==> flow/design.v <==
`timescale 1ns/1ps
module master_ahb(
  input  logic        clk_master,
  input  logic        rst_master,
  input  logic        HREADY,          
  input  logic [31:0] HRDATA,          
  input  logic [31:0] data_top,
  input  logic        write_top,       
  input  logic [3:0]  beat_length,     
  input  logic        enb,             
  input  logic [31:0] addr_top,
  input  logic        wrap_enb,        
  output logic [31:0] HADDR,
  output logic        HWRITE,
  output logic [2:0]  HSIZE,
  output logic [31:0] HWDATA,
  output logic [2:0]  HBURST,
  output logic [1:0]  HTRANS,
  output logic fifo_empty,
  output logic fifo_full
);
  typedef enum logic [2:0] {
    S_IDLE                = 3'b000,
    S_WRITE_ADDR          = 3'b001,
    S_WRITE_DATA          = 3'b010
  } state_t;
  state_t present_state, next_state;
  logic [31:0] addr_internal;
  logic [3:0]  count;         
  logic [3:0]  wr_ptr;
  logic [3:0]  rd_ptr;
  localparam int MEM_DEPTH = 16;
  logic [31:0] mem [0:MEM_DEPTH-1];
  logic next_HWRITE;
  logic [2:0] next_HSIZE;                
  logic [31:0] next_HWDATA;
  logic [2:0] next_HBURST;
  logic [1:0] next_HTRANS;
  logic [4:0] fifo_count;  
  logic push, pop;
  assign push = write_top && (fifo_count < MEM_DEPTH);
  assign pop  = (present_state == S_WRITE_DATA) && HREADY &&
                (HBURST == 3'b011 || HBURST == 3'b000) && (fifo_count > 0);
  assign fifo_empty = (fifo_count == 0);
  assign fifo_full  = (fifo_count >= MEM_DEPTH-1);  
  always_ff @(posedge clk_master or posedge rst_master) begin
    if (rst_master) begin
      wr_ptr        <= 4'd0;
      rd_ptr        <= 4'd0;
      addr_internal <= 32'h0;
      count         <= 4'd0;
      present_state <= S_IDLE;
      HWRITE        <= 1'b0;
      HSIZE         <= 3'b010;
      HWDATA        <= 32'h0;
      HBURST        <= 3'b000;
      HTRANS        <= 2'b00;
      fifo_count    <= 5'd0;
      for (int i = 0; i < MEM_DEPTH; i = i + 1) mem[i] <= 32'h0;
    end else begin
      if (push) begin
        mem[wr_ptr] <= data_top;
        wr_ptr <= wr_ptr + 1'b1;
      end
      if (pop) begin
        rd_ptr <= rd_ptr + 1'b1;
      end
      if (push && !pop)
        fifo_count <= fifo_count + 1'b1;
      else if (pop && !push)
        fifo_count <= fifo_count - 1'b1;
      present_state <= next_state;
      HWRITE <= next_HWRITE;
      HSIZE  <= next_HSIZE;
      HWDATA <= next_HWDATA;
      HBURST <= next_HBURST;
      HTRANS <= next_HTRANS;
      if (present_state == S_IDLE && next_state == S_WRITE_ADDR) begin
        addr_internal <= addr_top;
        count <= 4'd0;
      end
      if (present_state == S_WRITE_DATA && HREADY) begin
        if (HBURST == 3'b011) begin  
          count <= count + 1'b1;
          if (!wrap_enb) begin
            addr_internal <= addr_internal + 32'h4;
          end else begin
            if (addr_internal[3:0] == 4'hC)  
              addr_internal <= addr_internal - 32'hC;  
            else
              addr_internal <= addr_internal + 32'h4;
          end
        end else if (HBURST == 3'b000) begin  
          count <= 4'd0;  
        end
      end
    end
  end
  always_comb begin
    next_state    = present_state;
    next_HWRITE   = 1'b0;
    next_HSIZE    = 3'b010;
    next_HWDATA   = 32'h0;                 
    next_HBURST   = 3'b000;
    next_HTRANS   = 2'b00;
    case (present_state)
      S_IDLE: begin
        if (enb && HREADY && (fifo_count > 0)) begin
          if (beat_length == 1 && !wrap_enb) begin
            next_HWRITE = 1'b1;
            next_HBURST = 3'b000;  
            next_state = S_WRITE_ADDR;
          end else if (beat_length == 4) begin
            next_HWRITE = 1'b1;
            next_HBURST = 3'b011;  
            next_state = S_WRITE_ADDR;
          end
        end
      end
      S_WRITE_ADDR: begin
        next_HWRITE = 1'b1;
        next_HSIZE  = 3'b010;   
        next_HBURST = HBURST;   
        next_HTRANS = 2'b10;    
        next_state = S_WRITE_DATA;
      end
      S_WRITE_DATA: begin
        next_HWRITE = 1'b1;
        next_HSIZE  = 3'b010;
        next_HBURST = HBURST;   
        if (HBURST == 3'b000) begin
          if (fifo_count > 0)
            next_HWDATA = mem[rd_ptr];   
          else
            next_HWDATA = data_top;
          next_HTRANS = 2'b10;
          if (HREADY) next_state = S_IDLE;
        end
        else if (HBURST == 3'b011) begin
          if (fifo_count > 0) begin
            next_HWDATA = mem[rd_ptr];
          end else begin
            next_HWDATA = 32'h0;  
          end
          next_HTRANS = 2'b11;  
          if ((count == 4'd3) && HREADY) next_state = S_IDLE;
        end
      end
      default: next_state = S_IDLE;
    endcase
  end
  assign HADDR = addr_internal;
endmodule
== Step by step through the tools: master_ahb ==
What the tools print for master_ahb, step after step.
Line numbers count from 1 in the design file above.
Operators: Yosys type, input widths -> output width; for muxes data width and select width s.
Library cell names are shortened.
A cell with - has no value.

* Top module: master_ahb
* Clock port: clk_master
* Library: sky130hd
* Timing corner: tt_025C_1v80

== Elaborated design ==
Counts by Yosys on the flattened word-level netlist (proc, flatten, opt, wreduce). Print and check cells are left out. Cells with the same type and inputs are merged into one.

* Bits in registers: 602
* Latch bits: 0
* Memory bits (writable): 0
* Bits in read-only memories: 0
* Word width x clocked read ports: 0
* Memories kept: 0
* Input port bits: 106
* Output and inout port bits: 75
* Elaborated cells: 148

* Add/sub/neg operators: 7
* Multipliers: 0
* Divide/modulo/power cells: 0
* Order comparisons: 3
* Eq/ne operators: 38
* Shift operators: 0
* Muxes and demuxes: 36
* Bitwise operators: 0
* Reductions and logical operators: 38

{| class="wikitable"
|+ Operator list
! kind !! number
|-
| $pmux 32 s16 || 1
|-
| $mux 32 || 10
|-
| $eq 4x4->1 const B || 17
|-
| $eq 4x3->1 const B || 9
|-
| $reduce_and 2->1 || 16
|-
| $add 32x3->32 const B || 1
|-
| $sub 32x4->32 const B || 1
|-
| $mux 3 || 7
|-
| $eq 4x2->1 const B || 5
|-
| $mux 4 || 4
|-
| $add 4x1->4 const B || 3
|-
| $eq 4x1->1 const B || 3
|-
| $logic_and 1x1->1 || 11
|-
| $mux 5 || 2
|-
| $mux 2 || 5
|-
| $pmux 3 s3 || 1
|-
| $logic_not 4->1 || 2
|-
| $eq 3x1->1 const B || 2
|-
| $eq 3x2->1 const B || 2
|-
| $logic_not 3->1 || 2
|-
| $pmux 3 s2 || 1
|-
| $add 5x1->5 const B || 1
|-
| $sub 5x1->5 const B || 1
|-
| $gt 5x1->1 const B || 1
|-
| $ge 5x4->1 const B || 1
|-
| $lt 5x5->1 const B || 1
|-
| $logic_not 5->1 || 1
|-
| $pmux 2 s2 || 1
|}

Other operator kinds: 6; their cells: 10.

== Depth ==
Yosys ltp: most cells in a row. Word level: on the elaborated netlist, between registers, memories and ports. Mapped: between sequential cells and ports; inverters and the memories' decode and read muxes count.

* Word-level depth: 12
* ABC_AREA: 0
* Gate-level depth with buffers: 14
* Depth with buffers taken out: 12

== Synthesis result ==
Yosys stat after the flow's synthesis: flattened, memories mapped to cells. It holds for the ABC_AREA given above (unset counts as 0); a run with the other value may have another netlist.

* Cell count: 2,178
* Mapped area: 27,338.7 um^2
* Sequential area: 15,015.7 um^2
* Mapped flip-flops: 600

{| class="wikitable"
|+ Cells by type
! cell !! number !! area in all (um^2)
|-
| dfrtp_1 || 599 || 1.5E+04
|-
| mux2_2 || 531 || 5.98E+03
|-
| a22oi_1 || 99 || 743.213
|-
| nand2_1 || 133 || 499.229
|-
| a22o_1 || 44 || 385.37
|-
| clkbuf_1 || 100 || 375.36
|-
| a21oi_1 || 65 || 325.312
|-
| o21ai_0 || 58 || 290.278
|-
| buf_1 || 61 || 228.97
|-
| mux2i_1 || 22 || 220.211
|-
| o221ai_1 || 24 || 210.202
|-
| nor2_1 || 51 || 191.434
|-
| a221oi_1 || 21 || 183.926
|-
| ha_1 || 14 || 175.168
|-
| and3_1 || 27 || 168.912
|-
| nand3_1 || 33 || 165.158
|-
| a222oi_1 || 15 || 150.144
|-
| nand4_1 || 24 || 150.144
|}

Other cell types: 58; their cells: 257.

== Timing after synthesis ==
Source: OpenSTA report_checks on the synthesized netlist (no wires, ideal clock, input and output delay 20% of the period each), path of least setup slack; recovery checks are left aside. Register names are those of the netlist, which keeps one name where synthesis merged equal registers.

* Kind: register to register
* Start: register fifo_count[3]
* End: register fifo_count[4]
* Period: 5.0 ns
* Setup time: 0.125 ns
* Arrival: 2.904 ns
* Required time: 4.875 ns
* Setup slack: 1.971 ns
* Delay of the path: 3.029 ns
* Stages: 15
* Synthesis period reached: 3.029 ns

"delay of the path" = arrival - input delay + setup time.
"stages": output pins that drive a net of the path, with the launching flip-flop's if there is one; two outputs of one cell count as two.
"synthesis period reached" = period - worst setup slack (recovery checks aside). The figure is calculated, with input and output delays left at 20% of the set period.
The rows between start and end are the longest chain of elaborated cells between them; the timing report does not say that the signal goes this way. Where chains are equally long, one stands for them.
A line is the first line of the expression or statement that the cell stems from. Yosys adds cells for indexed reads and writes and turns some case tables into memories.
A register here has more assigning lines than the two given.

* Path through: dfrtp_1 -> or4_1 -> or2_1 -> buf_2 -> and3_1 -> clkbuf_1 -> inv_1 -> ha_1 -> inv_1 -> fa_1 -> a21o_1 -> a21oi_1 -> xnor2_1 -> nor2_1 -> xor2_1
* Length of the longest elaborated chain: 6

{| class="wikitable"
|+ RTL lines, path post-synthesis
! what !! line !! source
|-
| from (decl) || 39 || <nowiki>logic [4:0] fifo_count;</nowiki>
|-
| from (assign) || 69 || <nowiki>fifo_count <= fifo_count + 1'b1;</nowiki>
|-
| from (assign) || 71 || <nowiki>fifo_count <= fifo_count - 1'b1;</nowiki>
|-
| $lt 5x5->1 || 41 || <nowiki>assign push = write_top && (fifo_count < MEM_DEPTH);</nowiki>
|-
| $logic_and 1x1->1 || 41 ||
|-
| $logic_not 1->1 || 70 || <nowiki>else if (pop && !push)</nowiki>
|-
| $logic_and 1x1->1 || 70 ||
|-
| $mux 5 || 70 ||
|-
| $mux 5 || 68 || <nowiki>if (push && !pop)</nowiki>
|-
| to (assign) || 69 ||
|-
| to (assign) || 71 ||
|-
| to (decl) || 39 ||
|}

== Worst path after layout ==
Path of least setup slack in the final report of record 2 (OpenROAD, finished layout, wires in). Where an end is a register, its clock arrival counts in the times.

* Kind: register to register
* Start: register rd_ptr[3]
* End: register HWDATA[21]
* Period: 3.96 ns
* Setup time: 0.12 ns
* Arrival: 4.53 ns
* Required time: 4.46 ns
* Setup slack: -0.07 ns
* Stages: 8

The rows between start and end are the longest chain of elaborated cells between them; the timing report does not say that the signal goes this way. Where chains are equally long, one stands for them.

* Path through: dfrtp_1 -> clkinv_1 -> nor2_1 -> clkbuf_1 -> a221oi_1 -> o21ai_0 -> nor2_1 -> a21oi_1
* Length of the longest elaborated chain: 6

{| class="wikitable"
|+ RTL lines, path after layout
! what !! line !! source
|-
| from (decl) || 31 || <nowiki>logic [3:0]  rd_ptr;</nowiki>
|-
| from (assign) || 49 || <nowiki>rd_ptr        <= 4'd0;</nowiki>
|-
| from (assign) || 66 || <nowiki>rd_ptr <= rd_ptr + 1'b1;</nowiki>
|-
| $eq 4x4->1 || 141 || <nowiki>next_HWDATA = mem[rd_ptr];</nowiki>
|-
| $pmux 32 s16 || 141 ||
|-
| $mux 32 || 140 || <nowiki>if (fifo_count > 0) begin</nowiki>
|-
| $mux 32 || 139 || <nowiki>else if (HBURST == 3'b011) begin</nowiki>
|-
| $mux 32 || 131 || <nowiki>if (HBURST == 3'b000) begin</nowiki>
|-
| $mux 32 || 106 || <nowiki>case (present_state)</nowiki>
|-
| to (assign) || 55 || <nowiki>HWDATA        <= 32'h0;</nowiki>
|-
| to (assign) || 75 || <nowiki>HWDATA <= next_HWDATA;</nowiki>
|-
| to (decl) || 16 || <nowiki>output logic [31:0] HWDATA,</nowiki>
|}

FLOW RESULTS
============

master_ahb through Yosys and OpenROAD on sky130hd: 4 stored runs, unordered, with their settings and measured results. The constraints put input and output delay at 20% of the set period each and load the outputs with 0.01 pF.
"achieved clock period" means the clock period less the worst setup slack. The figure is calculated, with input and output delays left at 20% of the set period.
"worst setup path time" is the time allowed to the run's worst setup path (the clock period less input and output delay, where it has them) less its slack. Clock arrival times count: a late capture clock shortens it, a late launch clock lengthens it.
By "power" is meant OpenSTA's value without simulated activity: inputs other than the clock are taken to toggle once in ten clock periods, and the tool carries that through the logic.

Record 1
==> flow/run.sh <==
#!/bin/bash
# the make line also repeats the synthesis and layout settings of config.mk as NAME=value (left out here)
make -C /OpenROAD-flow-scripts/flow DESIGN_CONFIG=/design/flow/config.mk WORK_HOME=/design/flow/orfs CLKGATE_MAP_FILE= finish
==> flow/config.mk <==
export PLATFORM = sky130hd
export DESIGN_NAME = master_ahb
export DESIGN_NICKNAME = master_ahb
export VERILOG_FILES = /design/flow/design.v
export SDC_FILE = /design/flow/constraint.sdc
export NUM_CORES = 4
export LEC_CHECK = 0
export ABC_AREA = 1
export CAP_MARGIN = 20
export CELL_PAD_IN_SITES_GLOBAL_PLACEMENT = 3
export CORE_MARGIN = 2
export CORE_UTILIZATION = 65
export CTS_CLUSTER_SIZE = 84
export GPL_ROUTABILITY_DRIVEN = 0
export HOLD_SLACK_MARGIN = 0.23
export SETUP_SLACK_MARGIN = 0.38
export SLEW_MARGIN = 20
==> flow/constraint.sdc <==
create_clock -name core_clock -period 5.13 [get_ports {clk_master}]
set_input_delay 1.0260 -clock core_clock [delete_from_list [all_inputs] [get_ports {clk_master}]]
set_output_delay 1.0260 -clock core_clock [all_outputs]
set_load 0.01 [all_outputs]

==> results of record 1 <==
did not finish, placement stopped with GPL-0301

Record 2
==> flow/run.sh <==
#!/bin/bash
# the make line also repeats the synthesis and layout settings of config.mk as NAME=value (left out here)
make -C /OpenROAD-flow-scripts/flow DESIGN_CONFIG=/design/flow/config.mk WORK_HOME=/design/flow/orfs CLKGATE_MAP_FILE= finish
==> flow/config.mk <==
export PLATFORM = sky130hd
export DESIGN_NAME = master_ahb
export DESIGN_NICKNAME = master_ahb
export VERILOG_FILES = /design/flow/design.v
export SDC_FILE = /design/flow/constraint.sdc
export NUM_CORES = 4
export LEC_CHECK = 0
export CAP_MARGIN = 20
export CORE_MARGIN = 2
export CORE_UTILIZATION = 66
export CTS_CLUSTER_DIAMETER = 159
export GPL_TIMING_DRIVEN = 0
export MAX_ROUTING_LAYER = met4
export MIN_ROUTING_LAYER = met1
export PLACE_DENSITY = 0.68
export SLEW_MARGIN = 20
export TNS_END_PERCENT = 15
==> flow/constraint.sdc <==
create_clock -name core_clock -period 3.96 [get_ports {clk_master}]
set_input_delay 0.7920 -clock core_clock [delete_from_list [all_inputs] [get_ports {clk_master}]]
set_output_delay 0.7920 -clock core_clock [all_outputs]
set_load 0.01 [all_outputs]

==> results of record 2 <==
chip area after synthesis (Yosys): 27,338.7 um^2
die area: 43,066.6 um^2
standard-cell area of the final layout: 31,941.9 um^2
utilization: 0.782
worst setup slack after layout: -0.073 ns
total negative slack: -0.189 ns
worst hold slack: 0.501 ns
power: 0.020566 W
achieved clock period: 4.033 ns
worst setup path time: 4.03 ns
worst setup path kind: register to register

Record 3
==> flow/run.sh <==
#!/bin/bash
# the make line also repeats the synthesis and layout settings of config.mk as NAME=value (left out here)
make -C /OpenROAD-flow-scripts/flow DESIGN_CONFIG=/design/flow/config.mk WORK_HOME=/design/flow/orfs CLKGATE_MAP_FILE= finish
==> flow/config.mk <==
export PLATFORM = sky130hd
export DESIGN_NAME = master_ahb
export DESIGN_NICKNAME = master_ahb
export VERILOG_FILES = /design/flow/design.v
export SDC_FILE = /design/flow/constraint.sdc
export NUM_CORES = 4
export LEC_CHECK = 0
export ABC_AREA = 0
export CAP_MARGIN = 35
export CORE_ASPECT_RATIO = 0.65
export CORE_MARGIN = 3
export CORE_UTILIZATION = 59
export CTS_CLUSTER_SIZE = 27
export GPL_TIMING_DRIVEN = 1
export MIN_ROUTING_LAYER = met2
export PLACE_DENSITY = 0.84
export SLEW_MARGIN = 35
==> flow/constraint.sdc <==
create_clock -name core_clock -period 3.36 [get_ports {clk_master}]
set_input_delay 0.6720 -clock core_clock [delete_from_list [all_inputs] [get_ports {clk_master}]]
set_output_delay 0.6720 -clock core_clock [all_outputs]
set_load 0.01 [all_outputs]

==> results of record 3 <==
chip area after synthesis (Yosys): 27,338.7 um^2
die area: 49,016.3 um^2
standard-cell area of the final layout: 31,766.7 um^2
utilization: 0.707
worst setup slack after layout: 0.077 ns
total negative slack: 0.000 ns
worst hold slack: 0.499 ns
power: 0.024306 W
achieved clock period: 3.283 ns
worst setup path time: 3.28 ns
worst setup path kind: register to register

Record 4
==> flow/run.sh <==
#!/bin/bash
# the make line also repeats the synthesis and layout settings of config.mk as NAME=value (left out here)
make -C /OpenROAD-flow-scripts/flow DESIGN_CONFIG=/design/flow/config.mk WORK_HOME=/design/flow/orfs CLKGATE_MAP_FILE= finish
==> flow/config.mk <==
export PLATFORM = sky130hd
export DESIGN_NAME = master_ahb
export DESIGN_NICKNAME = master_ahb
export VERILOG_FILES = /design/flow/design.v
export SDC_FILE = /design/flow/constraint.sdc
export NUM_CORES = 4
export LEC_CHECK = 0
export ABC_AREA = 1
export CAP_MARGIN = 20
export CORE_MARGIN = 5
export CORE_UTILIZATION = 40
export GPL_ROUTABILITY_DRIVEN = 0
export HOLD_SLACK_MARGIN = 0.05
export MIN_ROUTING_LAYER = met2
export PLACE_DENSITY_LB_ADDON = 0.04
export SLEW_MARGIN = 20
export TNS_END_PERCENT = 85
==> flow/constraint.sdc <==
create_clock -name core_clock -period 3.79 [get_ports {clk_master}]
set_input_delay 0.7580 -clock core_clock [delete_from_list [all_inputs] [get_ports {clk_master}]]
set_output_delay 0.7580 -clock core_clock [all_outputs]
set_load 0.01 [all_outputs]

==> results of record 4 <==
chip area after synthesis (Yosys): 28,350.9 um^2
die area: 76,303.0 um^2
standard-cell area of the final layout: 33,200.6 um^2
utilization: 0.473
worst setup slack after layout: 0.327 ns
total negative slack: 0.000 ns
worst hold slack: 0.482 ns
power: 0.026837 W
achieved clock period: 3.463 ns
worst setup path time: 3.46 ns
worst setup path kind: register to register
